==> flow/design.v <==
`timescale 1ns / 1ps
module abs_diff_7(
    input [7:0] x,
    input [7:0] y,
    output [7:0] absdiff
    );
	 assign absdiff = (x>y) ? x-y : y-x;
endmodule
`timescale 1ns / 1ps
module abs_diff_9(
    input [9:0] x,
    input [9:0] y,
    output [9:0] absdiff
    );
	 assign absdiff = (x>y) ? x-y : y-x;
endmodule
`timescale 1ns / 1ps
module abs_val_8
    (input signed [8:0] v,
     output wire [7:0] absv);
     assign absv = (v[8] == 1) ? ((~v)+1) : v;
endmodule
`timescale 1ns / 1ps
module quadrant(
    input signed [8:0] x,
    input signed [8:0] y,
    output [1:0] q
    );
	 wire [1:0] x_p;
	 wire [1:0] x_n;
	 assign x_p = (y >= 0) ? 0 : 3;
	 assign x_n = (y >= 0) ? 1 : 2;
	 assign q = (x >= 0) ? x_p : x_n;
endmodule
`timescale 1ns / 1ps
module polar_to_cartesian
    (input [11:0] r_theta,  
     output reg signed [8:0] x_value,  
     output reg signed [8:0] y_value);
	parameter POS = 9'sb0_0000_0001;
	parameter NEG = 9'sb1_1111_1111;
   parameter ZERO = 9'sb0_0000_0000;
   wire [31:0] rsin_15deg;  
   wire [31:0] rsin_30deg;  
   wire [31:0] rsin_45deg;  
   wire [31:0] rsin_60deg;  
   wire [31:0] rsin_75deg;  
   assign rsin_15deg = (r_theta[7:0]*66) >> 8;  
   assign rsin_30deg = r_theta[7:0] >> 2;  
   assign rsin_45deg = (r_theta[7:0]*181) >> 8;             
   assign rsin_60deg = (r_theta[7:0]*222) >> 8;  
   assign rsin_75deg = (r_theta[7:0]*247) >> 8;
   always @(*) begin
      case (r_theta[11:8])
         4'h1: begin  
            x_value = POS*rsin_75deg[7:0]; 
            y_value = POS*rsin_15deg[7:0];
         end
         4'h2: begin  
            x_value = POS*rsin_60deg[7:0]; 
            y_value = POS*rsin_30deg[7:0];
         end
         4'h3: begin  
            x_value = POS*rsin_45deg[7:0]; 
            y_value = POS*rsin_45deg[7:0];
         end
         4'h4: begin  
            x_value = POS*rsin_30deg[7:0]; 
            y_value = POS*rsin_60deg[7:0];
         end
         4'h5: begin  
            x_value = POS*rsin_15deg[7:0]; 
            y_value = POS*rsin_75deg[7:0];
         end
         4'h6: begin  
            x_value = POS*ZERO; 
            y_value = POS*r_theta[7:0];
         end
         4'h7: begin  
            x_value = NEG*rsin_15deg[7:0]; 
            y_value = POS*rsin_75deg[7:0];
         end
         4'h8: begin  
            x_value = NEG*rsin_30deg[7:0]; 
            y_value = POS*rsin_60deg[7:0];
         end
         4'h9: begin  
            x_value = NEG*rsin_45deg[7:0]; 
            y_value = POS*rsin_45deg[7:0];
         end
         4'hA: begin  
            x_value = NEG*rsin_60deg[7:0]; 
            y_value = POS*rsin_30deg[7:0];
         end
         4'hB: begin  
            x_value = NEG*rsin_75deg[7:0]; 
            y_value = POS*rsin_15deg[7:0];
         end
         4'hC: begin  
            x_value = NEG*r_theta[7:0]; 
            y_value = ZERO;
         end
         default: begin  
            x_value = POS*r_theta[7:0]; 
            y_value = ZERO;
         end
      endcase
   end
endmodule
`timescale 1ns / 1ps
module calc_abs7rtan_00_75_15
    (input [7:0] r,
     output wire [7:0] abs7rtan_15,
     output wire [7:0] abs7rtan_30,
     output wire [7:0] abs7rtan_45,
     output wire [9:0] abs7rtan_60,
     output wire [9:0] abs7rtan_75);
		wire signed [31:0] rtan_15deg;  
		wire signed [31:0] rtan_30deg;  
		wire signed [31:0] rtan_60deg;  
		wire signed [31:0] rtan_75deg;  
		assign rtan_15deg = (r*16'sh0225) >>> 11;
		assign rtan_30deg = (r*16'sh024f) >>> 10;
		assign rtan_60deg = (r*16'sh0DDB) >>> 11;
		assign rtan_75deg = (r*16'sh1DDB) >>> 11;
		assign abs7rtan_15 = rtan_15deg[7:0];
		assign abs7rtan_30 = rtan_30deg[7:0];
		assign abs7rtan_45 = r;
		assign abs7rtan_60 = rtan_60deg[9:0];
		assign abs7rtan_75 = rtan_75deg[9:0];
endmodule
`timescale 1ns / 1ps
module find_min_5_vals_cascading(
    input [7:0] input1,
    input [7:0] input2,
    input [7:0] input3,
    input [7:0] input4,
    input [7:0] input5,
    output [2:0] output_index
    );
	wire comp1_2;
	wire comp2_3;
	wire comp3_4;
	wire comp4_5;
	assign comp1_2 = input1 >= input2;
	assign comp2_3 = input2 >= input3;
	assign comp3_4 = input3 >= input4;
	assign comp4_5 = input4 >= input5;
	wire is1;
	wire is5;
	wire is2;
	wire is4;
	assign is1 = ((!comp1_2) & (!comp2_3) & (!comp3_4) & (!comp4_5));
	assign is5 = (comp1_2 & comp2_3 & comp3_4 & comp4_5);
	assign is2 = ((!is1) & (!is5) & (!comp2_3) & (!comp3_4));
	assign is4 = ((!is1) & (!is5) & (comp2_3) & (comp3_4));
	assign output_index = is1 ? 3'h1 : (is5 ? 3'h5 : (is2 ? 3'h2 : (is4 ? 3'h4 : 3'h3)));
endmodule
`timescale 1ns / 1ps
module calc_r_y_theta(
   input [7:0] y,
   input [7:0] x,  
   input [3:0] theta,
   output reg [7:0] r);
   wire [31:0] r_15deg;  
   wire [31:0] r_30deg;  
   wire [31:0] r_45deg;  
   wire [31:0] r_60deg;  
   wire [31:0] r_75deg;  
   assign r_15deg = (y*989) >> 10;
   assign r_30deg = y >> 9;
   assign r_45deg = (y*362) >> 10;
   assign r_60deg = (y*296) >> 10;
   assign r_75deg = (y*265) >> 10;
   always @(*) begin
      case(theta)
         1: r = r_15deg[7:0];
         2: r = r_30deg[7:0];
         3: r = r_45deg[7:0];
         4: r = r_60deg[7:0];
         5: r = r_75deg[7:0];
         6: r = y;  
         default: r = x;  
      endcase
   end
endmodule
`timescale 1ns / 1ps
module orientation_math
    (input [11:0] r_theta_original,  
     input [11:0] r_theta_final,  
     input clock,
     input enable,
     input reset,
     output reg done,
     output reg [4:0] orientation);
	parameter DEG360 = 5'h18;
	parameter DEG180 = 5'h0C;
	parameter ERROR_FACTOR = 4;
	reg [3:0] state;
	parameter IDLE 			 	= 4'h0;
	parameter SHORTCUT_TEST		= 4'h1;
	parameter SHORTCUT_TEST_2	= 4'h2;
	parameter PTC					= 4'h3;
	parameter DELTAS				= 4'h4;
	parameter ABS_DELTA_QUAD 	= 4'h5;
	parameter DX_TAN				= 4'h6;
	parameter ABS_DIFF			= 4'h7;
	parameter BASE_ANGLE_CALC	= 4'h8;
	parameter CALC_ORIENTATION	= 4'h9;
	parameter REPORT			 	= 4'hF;
	reg [4:0] original_base_angle;
	reg [4:0] shortcut_quadrant_adjust;
	reg signed [8:0] x_original;
	reg signed [8:0] y_original;
	reg signed [8:0] x_final;
	reg signed [8:0] y_final;
	wire signed [8:0] x_original_t;
	wire signed [8:0] y_original_t;
	wire signed [8:0] x_final_t;
	wire signed [8:0] y_final_t;
	polar_to_cartesian ptc_original (.r_theta(r_theta_original),.x_value(x_original_t),.y_value(y_original_t));
	polar_to_cartesian ptc_final (.r_theta(r_theta_final),.x_value(x_final_t),.y_value(y_final_t));
	reg signed [8:0] delta_y;
	reg signed [8:0] delta_x;
	wire [7:0] abs_delta_x_t;
	wire [7:0] abs_delta_y_t;
	reg [7:0] abs_delta_x;
	reg [7:0] abs_delta_y;
	reg [1:0] quadrant;
	wire [1:0] quadrant_t;
	abs_val_8 absx (.v(delta_x),.absv(abs_delta_x_t));
	abs_val_8 absy (.v(delta_y),.absv(abs_delta_y_t));
	quadrant q1 (.x(delta_x),.y(delta_y),.q(quadrant_t));
	reg [7:0] abs_dx_tan15;
	reg [7:0] abs_dx_tan30;
	reg [7:0] abs_dx_tan45;
	reg [9:0] abs_dx_tan60;
	reg [9:0] abs_dx_tan75;
	wire [7:0] abs_dx_tan15_t;
	wire [7:0] abs_dx_tan30_t;
	wire [7:0] abs_dx_tan45_t;
	wire [9:0] abs_dx_tan60_t;
	wire [9:0] abs_dx_tan75_t;
	calc_abs7rtan_00_75_15 abstan(.r(abs_delta_x),.abs7rtan_15(abs_dx_tan15_t),
											 .abs7rtan_30(abs_dx_tan30_t),.abs7rtan_45(abs_dx_tan45_t),
											 .abs7rtan_60(abs_dx_tan60_t),.abs7rtan_75(abs_dx_tan75_t));
	reg [7:0] diff_15;
	reg [7:0] diff_30;
	reg [7:0] diff_45;
	reg [7:0] diff_60;
	reg [7:0] diff_75;
	wire [7:0] diff_15_t;
	wire [7:0] diff_30_t;
	wire [7:0] diff_45_t;
	wire [9:0] diff_60_t;
	wire [9:0] diff_75_t;
	abs_diff_7 abdiff15 (.y(abs_delta_y),.x(abs_dx_tan15),.absdiff(diff_15_t));
	abs_diff_7 abdiff30 (.y(abs_delta_y),.x(abs_dx_tan30),.absdiff(diff_30_t));
	abs_diff_7 abdiff45 (.y(abs_delta_y),.x(abs_dx_tan45),.absdiff(diff_45_t));
	abs_diff_9 abdiff60 (.y({2'b00,abs_delta_y}),.x(abs_dx_tan60),.absdiff(diff_60_t));
	abs_diff_9 abdiff75 (.y({2'b00,abs_delta_y}),.x(abs_dx_tan75),.absdiff(diff_75_t));
	reg [2:0] base_angle;
	wire [2:0] base_angle_t;
	find_min_5_vals_cascading min5( 	.input1(diff_15),.input2(diff_30),
												.input3(diff_45),.input4(diff_60),
												.input5(diff_75),.output_index(base_angle_t));
   always @(posedge clock) begin
      if (reset) begin
         state <= IDLE;
         done <= 0;
			orientation <= 5'h00;
      end
      else begin
         case(state)
				SHORTCUT_TEST: begin
					if (r_theta_original[11:8] == r_theta_final[11:8]) begin
						original_base_angle <= {1'b0,r_theta_original[11:8]};
						shortcut_quadrant_adjust <= (r_theta_final[7:0] >= r_theta_original[7:0]) ? 0 : 12;
						state <= SHORTCUT_TEST_2;
					end
					else begin
						state <= PTC;
					end
				end
				SHORTCUT_TEST_2: begin
					orientation <= original_base_angle + shortcut_quadrant_adjust;
					state <= REPORT;
				end
				PTC: begin
					x_original <= x_original_t;
					y_original <= y_original_t;
					x_final <= x_final_t;
					y_final <= y_final_t;
					state <= DELTAS;
				end
				DELTAS: begin
					delta_x <= x_final - x_original;
					delta_y <= y_final - y_original;
					state <= ABS_DELTA_QUAD;
				end
				ABS_DELTA_QUAD: begin
					abs_delta_x <= abs_delta_x_t;
					abs_delta_y <= abs_delta_y_t;
					quadrant <= quadrant_t;
					state <= DX_TAN;
				end
				DX_TAN: begin
					if (abs_delta_y <= ERROR_FACTOR) begin
						orientation <= 0 + (delta_x < 0 ? 12 : 0);
						state <= REPORT;
					end
					else if (abs_delta_x <= ERROR_FACTOR) begin
						orientation <= 6 + (delta_y < 0 ? 12 : 0);
						state <= REPORT;
					end
					else begin
						abs_dx_tan15 <= abs_dx_tan15_t;
						abs_dx_tan30 <= abs_dx_tan30_t;
						abs_dx_tan45 <= abs_dx_tan45_t;
						abs_dx_tan60 <= abs_dx_tan60_t;
						abs_dx_tan75 <= abs_dx_tan75_t;
						state <= ABS_DIFF;
					end
				end
				ABS_DIFF: begin
					diff_15 <= diff_15_t;
					diff_30 <= diff_30_t;
					diff_45 <= diff_45_t;
					diff_60 <= diff_60_t > 8'hFF ? 8'hFE : diff_60_t[7:0];  
					diff_75 <= diff_75_t > 8'hFF ? 8'hFF : diff_75_t[7:0];
					state <= BASE_ANGLE_CALC;
   			end
				BASE_ANGLE_CALC: begin
					base_angle <= base_angle_t;
					state <= CALC_ORIENTATION;
				end
				CALC_ORIENTATION: begin
					case(quadrant)
						1: orientation <= (DEG180 - base_angle);  
						2: orientation <= (DEG180 + base_angle);  
						3: orientation <= (DEG360 - base_angle);  
						default: orientation <= base_angle;  
					endcase
					state <= REPORT;
				end
				REPORT: begin
					done <= 1;
					state <= IDLE;
					if (orientation >= DEG360) begin
						orientation <= orientation - DEG360;
					end
				end
				default: begin
					if (enable) begin
						state <= SHORTCUT_TEST;
						done <= 0;
					end
				end
			endcase
		end
	end
endmodule
`timescale 1ns / 1ps
module path_math
    (input [11:0] location,  
     input [11:0] target,  
     input [4:0] current_orientation,  
     input clock,
     input enable,
     input reset,
     output reg done,
	  output reg [4:0] needed_orientation,  
     output reg [11:0] move_command);  
	parameter DEG360 = 5'h18;
	parameter DEG180 = 5'h0C;
	reg [3:0] state;
	parameter IDLE 			 			= 4'h0;
	parameter NEEDED_ORIENTATION_1	= 4'h1;
	parameter ONE_CYCLE_DELAY_1		= 4'h2;
	parameter NEEDED_ORIENTATION_2	= 4'h3;
	parameter ONE_CYCLE_DELAY_2		= 4'h4;
	parameter PTC_AND_ANGLE 			= 4'h5;
	parameter DELTAS						= 4'h6;
	parameter ABS_DELTA_QUAD 			= 4'h7;
   parameter ORIENT_BASE_ANGLE		= 4'h8;
	parameter ABS_DY_DIV_SIN			= 4'h9;
	parameter REPORT			 			= 4'hF;
	reg orientation_helper_enable;
   wire [4:0] orientation_t;
	wire orientation_done;
   orientation_math om (.r_theta_original(location),.r_theta_final(target),.orientation(orientation_t),
                        .enable(orientation_helper_enable),.done(orientation_done),.reset(reset),.clock(clock));
   reg [4:0] angle;
	reg signed [8:0] x_location;
	reg signed [8:0] y_location;
	reg signed [8:0] x_target;
	reg signed [8:0] y_target;
	wire signed [8:0] x_location_t;
	wire signed [8:0] y_location_t;
	wire signed [8:0] x_target_t;
	wire signed [8:0] y_target_t;
	polar_to_cartesian ptc_original (.r_theta(location),.x_value(x_location_t),.y_value(y_location_t));
	polar_to_cartesian ptc_final (.r_theta(target),.x_value(x_target_t),.y_value(y_target_t));
	reg signed [8:0] delta_y;
	reg signed [8:0] delta_x;
	wire [7:0] abs_delta_x_t;
	wire [7:0] abs_delta_y_t;
	reg [7:0] abs_delta_x;
	reg [7:0] abs_delta_y;
	reg [1:0] quadrant;
	wire [1:0] quadrant_t;
	abs_val_8 absx (.v(delta_x),.absv(abs_delta_x_t));
	abs_val_8 absy (.v(delta_y),.absv(abs_delta_y_t));
	quadrant q1 (.x(delta_x),.y(delta_y),.q(quadrant_t));
	reg [2:0] base_angle;
	reg [6:0] distance;
   wire [7:0] distance_t;
	calc_r_y_theta calcr (.y(abs_delta_y),.x(abs_delta_x),.theta(base_angle),.r(distance_t));
	always @(posedge clock) begin
      if (reset) begin
         state <= IDLE;
         done <= 0;
			angle <= 0;
         x_location <= 0;
         y_location <= 0;
         x_target <= 0;
         y_target <= 0;
         delta_x <= 0;
         delta_y <= 0;
         abs_delta_x <= 0;
         abs_delta_y <= 0;
         quadrant <= 0;
         base_angle <= 0;
         distance <= 0;
         move_command <= 0;
			orientation_helper_enable <= 0;
			needed_orientation <= 0;
      end
      else begin
         case(state)
				NEEDED_ORIENTATION_1: begin
					orientation_helper_enable <= 1;
					state <= ONE_CYCLE_DELAY_1;
				end
				ONE_CYCLE_DELAY_1: state <= NEEDED_ORIENTATION_2;
				NEEDED_ORIENTATION_2: begin
					orientation_helper_enable <= 0;
					if (orientation_done) begin
						needed_orientation <= orientation_t;
						state <= ONE_CYCLE_DELAY_2;
					end
				end
				ONE_CYCLE_DELAY_2: state <= PTC_AND_ANGLE;
				PTC_AND_ANGLE: begin
               angle <= needed_orientation - current_orientation + ((current_orientation > needed_orientation) ? DEG360 : 0);
					x_location <= x_location_t;
					y_location <= y_location_t;
					x_target <= x_target_t;
					y_target <= y_target_t;
					state <= DELTAS;
				end
				DELTAS: begin
					delta_x <= x_target - x_location;
					delta_y <= y_target - y_location;
					state <= ABS_DELTA_QUAD;
				end
				ABS_DELTA_QUAD: begin
					abs_delta_x <= abs_delta_x_t;
					abs_delta_y <= abs_delta_y_t;
					quadrant <= quadrant_t;
					state <= ORIENT_BASE_ANGLE;
				end
				ORIENT_BASE_ANGLE: begin
               case (quadrant)
                  1: base_angle <= (DEG180 - needed_orientation);
                  2: base_angle <= (needed_orientation - DEG180);
                  3: base_angle <= (DEG360 - needed_orientation);
                  default: base_angle <= needed_orientation[3:0];
               endcase
               state <= ABS_DY_DIV_SIN;
				end
				ABS_DY_DIV_SIN: begin
					distance <= distance_t[6:0];
					state <= REPORT;
				end
				REPORT: begin
					done <= 1;
					state <= IDLE;
					move_command <= {angle,distance};
				end
				default: begin
					if (enable) begin
						state <= NEEDED_ORIENTATION_1;
						done <= 0;
						orientation_helper_enable <= 0;
						needed_orientation <= 0;
					end
				end
			endcase
		end
	end
endmodule
======== From RTL to reports: path_math ========
What the tools print for path_math, step after step.
Line numbers count from 1 in the design file above.
Operators: Yosys type, input widths -> output width; for muxes data width and select width s.
Cell names lack the library's common part.
The mark -- stands for no value.
design
  design top .............................. path_math
  clock ................................... clock
  standard-cell library ................... sky130hd
  corner .................................. tt_025C_1v80

======== Elaborated design ========
Source: Yosys, flattened and elaborated, memories not mapped. Widths are those after wreduce. Registers that Yosys merges into a memory's read port (data or address) are not register bits. Print and check cells do not count. Equal cells are merged and count once.
cells by class
  add/subtract/negate cells ............... 29
  $mul .................................... 28
  divide/modulo/power cells ............... 0
  magnitude comparators ................... 22
  eq/ne operators ......................... 60
  shifts and indexed selects .............. 0
  mux-type cells .......................... 49
  bitwise logic cells ..................... 22
  reduce/logical cells .................... 42
operator list
  kind                   count
  $mul 9x8->9 const A    10
  $mul 8x8->16 const B   5
  $mul 8x10->18 const B  2
  $mul 8x6->14 const B   3
  $pmux 9 s12            2
  $mul 8x7->15 const B   2
  $mul 8x13->21 const B  1
  $mul 8x12->20 const B  1
  $mul 8x10->17 const B  1
  $mul 8x9->17 const B   1
  $mul 9x6->9 const A    2
  $pmux 8 s6             2
  $eq 4x3->1 const B     16
  $eq 4x4->1 const B     16
  $sub 8x8->8            6
  $mux 8                 6
  $pmux 7 s6             1
  $ge 8x8->1             5
  $pmux 4 s10            1
  $ge 9x1->1 const B     4
  $sub 9x9->9            4
  $pmux 4 s9             1
  $eq 4x2->1 const B     8
  $mux 4                 8
  $mux 5                 6
  $reduce_or 9->1        3
  $reduce_or 2->1        12
  $add 8x2->8 const B    3
Not listed: further kinds 55, cells in them 120.
bit counts
  register bits after elaboration ......... 287
  latch bits .............................. 0
  bits in writable memories ............... 0
  memory bits (read-only) ................. 0
  word width x clocked read ports ......... 0
  memories kept ........................... 0
  input bits .............................. 32
  output and inout port bits .............. 18
  word-level cells ........................ 295

======== Depth ========
Depth = most cells in a row (Yosys ltp): at word level without a register or memory, in the mapped netlist without a sequential cell, where the memories' decode and read muxes count.
logic depth
  depth after elaboration ................. 12
  ABC_AREA ................................ 0
  depth in mapped cells ................... 34
  depth with buffers taken out ............ 34

======== Synthesis result ========
Yosys stat after the flow's synthesis: flattened, memories mapped to cells. It holds for the ABC_AREA given above (unset counts as 0); a run with the other value may have another netlist.
The area totals of this step are shown rounded.
cells by type
  cell type  count  area in all (sq um)
  ha_1       783    9.8E+03
  fa_1       363    7266.97
  edfxtp_1   157    4.71E+03
  inv_1      887    3.33E+03
  dfxtp_1    134    2.68E+03
  xnor2_1    214    1.87E+03
  a21oi_1    201    1.01E+03
  nor2_1     253    949.661
  xor2_1     101    884.598
  a21o_1     105    788.256
  mux2i_1    73     730.701
  nand2_1    181    679.402
  o21ai_0    122    610.586
  nor2b_1    69     431.664
  nand2b_1   61     381.616
  a211oi_1   45     337.824
  clkbuf_1   71     266.506
  nor3_1     53     265.254
Not listed: further types 72, cells in them 505.
mapped netlist
  cell count .............................. 4378
  cell area after synthesis ............... 0.041 sq mm
  area of sequential cells ................ 0.0074 sq mm
  mapped flip-flops ....................... 291
  buffers ................................. 83
By module: a second synthesis without flattening, with its own total; a netlist apart from the flattened one above.
unflattened totals
  cells (unflattened synthesis) ........... 6734
  area (unflattened synthesis) ............ 0.061 sq mm
Each row is one instance without its submodules.
modules
  module                     instances  cells  area (sq mm)  seq. area (sq mm)
  polar_to_cartesian         4          1028   0.0088        0
  orientation_math           1          411    0.0068        0.0053
  path_math                  1          556    0.0053        0.0023
  calc_abs7rtan_00_75_15     1          500    0.0045        0
  calc_r_y_theta             1          464    0.004         0
  abs_diff_7                 3          86     0.00067       0
  abs_diff_9                 2          116    0.00086       0
  find_min_5_vals_cascading  1          107    0.00086       0
  abs_val_8                  4          21     0.00017       0
  quadrant                   2          5      0.000039      0

======== Worst setup path after synthesis ========
Path of least setup slack by OpenSTA after synthesis, without wires, with an ideal clock, recovery checks aside; 20% of the period is set as input and as output delay. Where synthesis merged equal registers, the netlist keeps one of their names.
timing after synthesis
  path kind ............................... in2reg
  start point ............................. input port location[2]
  end point ............................... register om.x_original[7]
  period .................................. 12.0 ns
  external input delay .................... 2.400 ns
  library setup time ...................... 0.263 ns
  time at the first pin ................... 2.400 ns
  arrival ................................. 9.857 ns
  required time ........................... 11.737 ns
  setup slack ............................. 1.880 ns
  delay of the path ....................... 7.720 ns
  driving pins on the path ................ 29
  path buffers ............................ 0
  synthesis period reached ................ 10.12 ns
"delay of the path" = arrival - input delay + setup time.
"driving pins on the path" counts driving pins, that of a launching flip-flop among them; a cell with two outputs on the path counts twice.
"synthesis period reached" is the clock period less the worst setup slack; recovery checks do not enter. This is arithmetic on one report: input and output delays are still those of the set period (20% each).
Between the ends stands the longest chain of elaborated cells between them, by number of cells; it is not shown to be the way that was timed. Of several equally long chains one is given.
Each line given opens the expression or statement behind the cell; cells for indexed reads and writes are added by Yosys, which also makes memories of some case tables.
on the way, after synthesis
  cells stage by stage .................... fa_1 > inv_1 > fa_1 > inv_1 > fa_1 > inv_1 > fa_1 > inv_1 > ha_1 > and3_1 > a21boi_2 > o31ai_2 > a21oi_1 > nor2_1 > xor2_1 > ha_1 > xnor2_1 > fa_1 > inv_1 > fa_1 > fa_1 > ha_1 > xnor2_1 > a22o_1 > a221o_1 > a211oi_1 > o211ai_1 > a211oi_1 > nor2_1
  length of the longest elaborated chain .. 3
  elaborated cells on any way between the ends .. 11
  RTL lines with such cells ............... 11
  those cells by class .................... 10 x mul; 1 x mux
ends and longest elaborated chain, after synthesis
  what             RTL line  text
  start, declared  365       (input [11:0] location,
  $mul 8x8->16     52        assign rsin_75deg = (r_theta[7:0]*247) >> 8;
  $mul 9x8->9      96        x_value = NEG*rsin_75deg[7:0];
  $pmux 9 s12      54        case (r_theta[11:8])
  end, assigned    290       x_original <= x_original_t;
  end, declared    213       reg signed [8:0] x_original;

======== Timing after layout ========
Path of least setup slack in the final report of stored run 1 (OpenROAD, finished layout, wires in). Where an end is a register, its clock arrival counts in the times.
timing after layout
  path kind ............................... in2reg
  start point ............................. input port location[3]
  end point ............................... register om.x_original[7]
  period .................................. 11.0 ns
  external input delay .................... 2.20 ns
  library setup time ...................... 0.25 ns
  time at the first pin ................... 2.20 ns
  arrival ................................. 10.77 ns
  required time ........................... 11.34 ns
  setup slack ............................. 0.57 ns
  driving pins on the path ................ 32
  path buffers ............................ 2
Between the ends stands the longest chain of elaborated cells between them, by number of cells; it is not shown to be the way that was timed. Of several equally long chains one is given.
on the way, after layout
  cells stage by stage .................... clkdlybuf4s50_1 > buf_4 > fa_1 > inv_1 > fa_1 > inv_1 > fa_1 > inv_1 > fa_1 > inv_1 > ha_1 > nand2_1 > a221o_1 > a21boi_1 > o21ai_0 > a211o_1 > fa_1 > inv_1 > ha_1 > inv_1 > fa_1 > fa_1 > inv_1 > ha_1 > a21oi_1 > xnor2_1 > a22o_1 > a221o_1 > a211oi_1 > o211ai_1 > a211oi_1 > nor2_1
  length of the longest elaborated chain .. 3
  elaborated cells on any way between the ends .. 11
  RTL lines with such cells ............... 11
  those cells by class .................... 10 x mul; 1 x mux
ends and longest elaborated chain, after layout
  what             RTL line  text
  start, declared  365       (input [11:0] location,
  $mul 8x8->16     52        assign rsin_75deg = (r_theta[7:0]*247) >> 8;
  $mul 9x8->9      96        x_value = NEG*rsin_75deg[7:0];
  $pmux 9 s12      54        case (r_theta[11:8])
  end, assigned    290       x_original <= x_original_t;
  end, declared    213       reg signed [8:0] x_original;

Data sheet: physical implementation of path_math

Stored flow runs of path_math (4 of them; Yosys, OpenROAD, sky130hd). They differ in their settings and are not a sequence. Constraints: input delay and output delay 20% of the set period each, output load 0.01 pF.
"reached clock period" = clock period - worst setup slack. The figure is calculated, with input and output delays left at 20% of the set period.
"allowed time less slack (worst setup path)" = time allowed to the worst setup path (clock period - input delay - output delay, where it has them) - its slack; a late launch clock adds to it, a late capture clock takes from it.
Values from the reports are rounded here.

---- stored run 1 ----
settings
  CORE_UTILIZATION = 40
  period_ns = 11.0
  CAP_MARGIN = 20
  CORE_MARGIN = 2
  SLEW_MARGIN = 20
results
  utilization in the final report ......... 44%
  allowed time less slack (worst setup path) .. 8.23 ns
  worst setup path type ................... in2reg
  setup total negative slack .............. 0.000 ns
  Yosys chip area after synthesis ......... 0.041 sq mm
  worst hold slack ........................ 0.45 ns
  standard-cell area of the final layout .. 0.045 sq mm
  area of the die ......................... 0.1 sq mm
  reached clock period .................... 10.431 ns
  worst setup slack after layout .......... 0.57 ns

---- stored run 2 ----
settings
  ABC_AREA = 1
  CORE_MARGIN = 9
  CORE_UTILIZATION = 63
  CTS_CLUSTER_SIZE = 16
  GPL_TIMING_DRIVEN = 0
  HOLD_SLACK_MARGIN = 0.06
  period_ns = 12.0
  CAP_MARGIN = 20
  SLEW_MARGIN = 20
results
  utilization in the final report ......... 67%
  allowed time less slack (worst setup path) .. 8.83 ns
  worst setup path type ................... in2reg
  setup total negative slack .............. 0.000 ns
  Yosys chip area after synthesis ......... 0.044 sq mm
  worst hold slack ........................ 0.45 ns
  standard-cell area of the final layout .. 0.046 sq mm
  area of the die ......................... 0.079 sq mm
  reached clock period .................... 11.229 ns
  worst setup slack after layout .......... 0.77 ns

---- stored run 3 ----
settings
  CELL_PAD_IN_SITES_GLOBAL_PLACEMENT = 3
  CORE_UTILIZATION = 44
  CTS_CLUSTER_DIAMETER = 201
  CTS_CLUSTER_SIZE = 46
  GPL_TIMING_DRIVEN = 0
  HOLD_SLACK_MARGIN = 0.09
  MAX_ROUTING_LAYER = met4
  MIN_ROUTING_LAYER = met1
  period_ns = 12.0
  CAP_MARGIN = 20
  CORE_MARGIN = 2
  SLEW_MARGIN = 20
results
  utilization in the final report ......... 47%
  allowed time less slack (worst setup path) .. 9.21 ns
  worst setup path type ................... in2reg
  setup total negative slack .............. 0.000 ns
  Yosys chip area after synthesis ......... 0.041 sq mm
  worst hold slack ........................ 0.46 ns
  standard-cell area of the final layout .. 0.043 sq mm
  area of the die ......................... 0.095 sq mm
  reached clock period .................... 11.611 ns
  worst setup slack after layout .......... 0.39 ns

---- stored run 4 ----
settings
  ABC_AREA = 1
  CELL_PAD_IN_SITES_DETAIL_PLACEMENT = 2
  CELL_PAD_IN_SITES_GLOBAL_PLACEMENT = 3
  CORE_ASPECT_RATIO = 0.64
  CORE_MARGIN = 10
  CORE_UTILIZATION = 33
  CTS_CLUSTER_DIAMETER = 117
  CTS_CLUSTER_SIZE = 16
  GPL_TIMING_DRIVEN = 0
  HOLD_SLACK_MARGIN = 0.06
  MAX_ROUTING_LAYER = met4
  TNS_END_PERCENT = 30
  period_ns = 12.0
  CAP_MARGIN = 20
  SLEW_MARGIN = 20
results
  utilization in the final report ......... 36%
  allowed time less slack (worst setup path) .. 9.21 ns
  worst setup path type ................... in2reg
  setup total negative slack .............. 0.000 ns
  Yosys chip area after synthesis ......... 0.044 sq mm
  worst hold slack ........................ 0.41 ns
  standard-cell area of the final layout .. 0.047 sq mm
  area of the die ......................... 0.15 sq mm
  reached clock period .................... 11.612 ns
  worst setup slack after layout .......... 0.39 ns
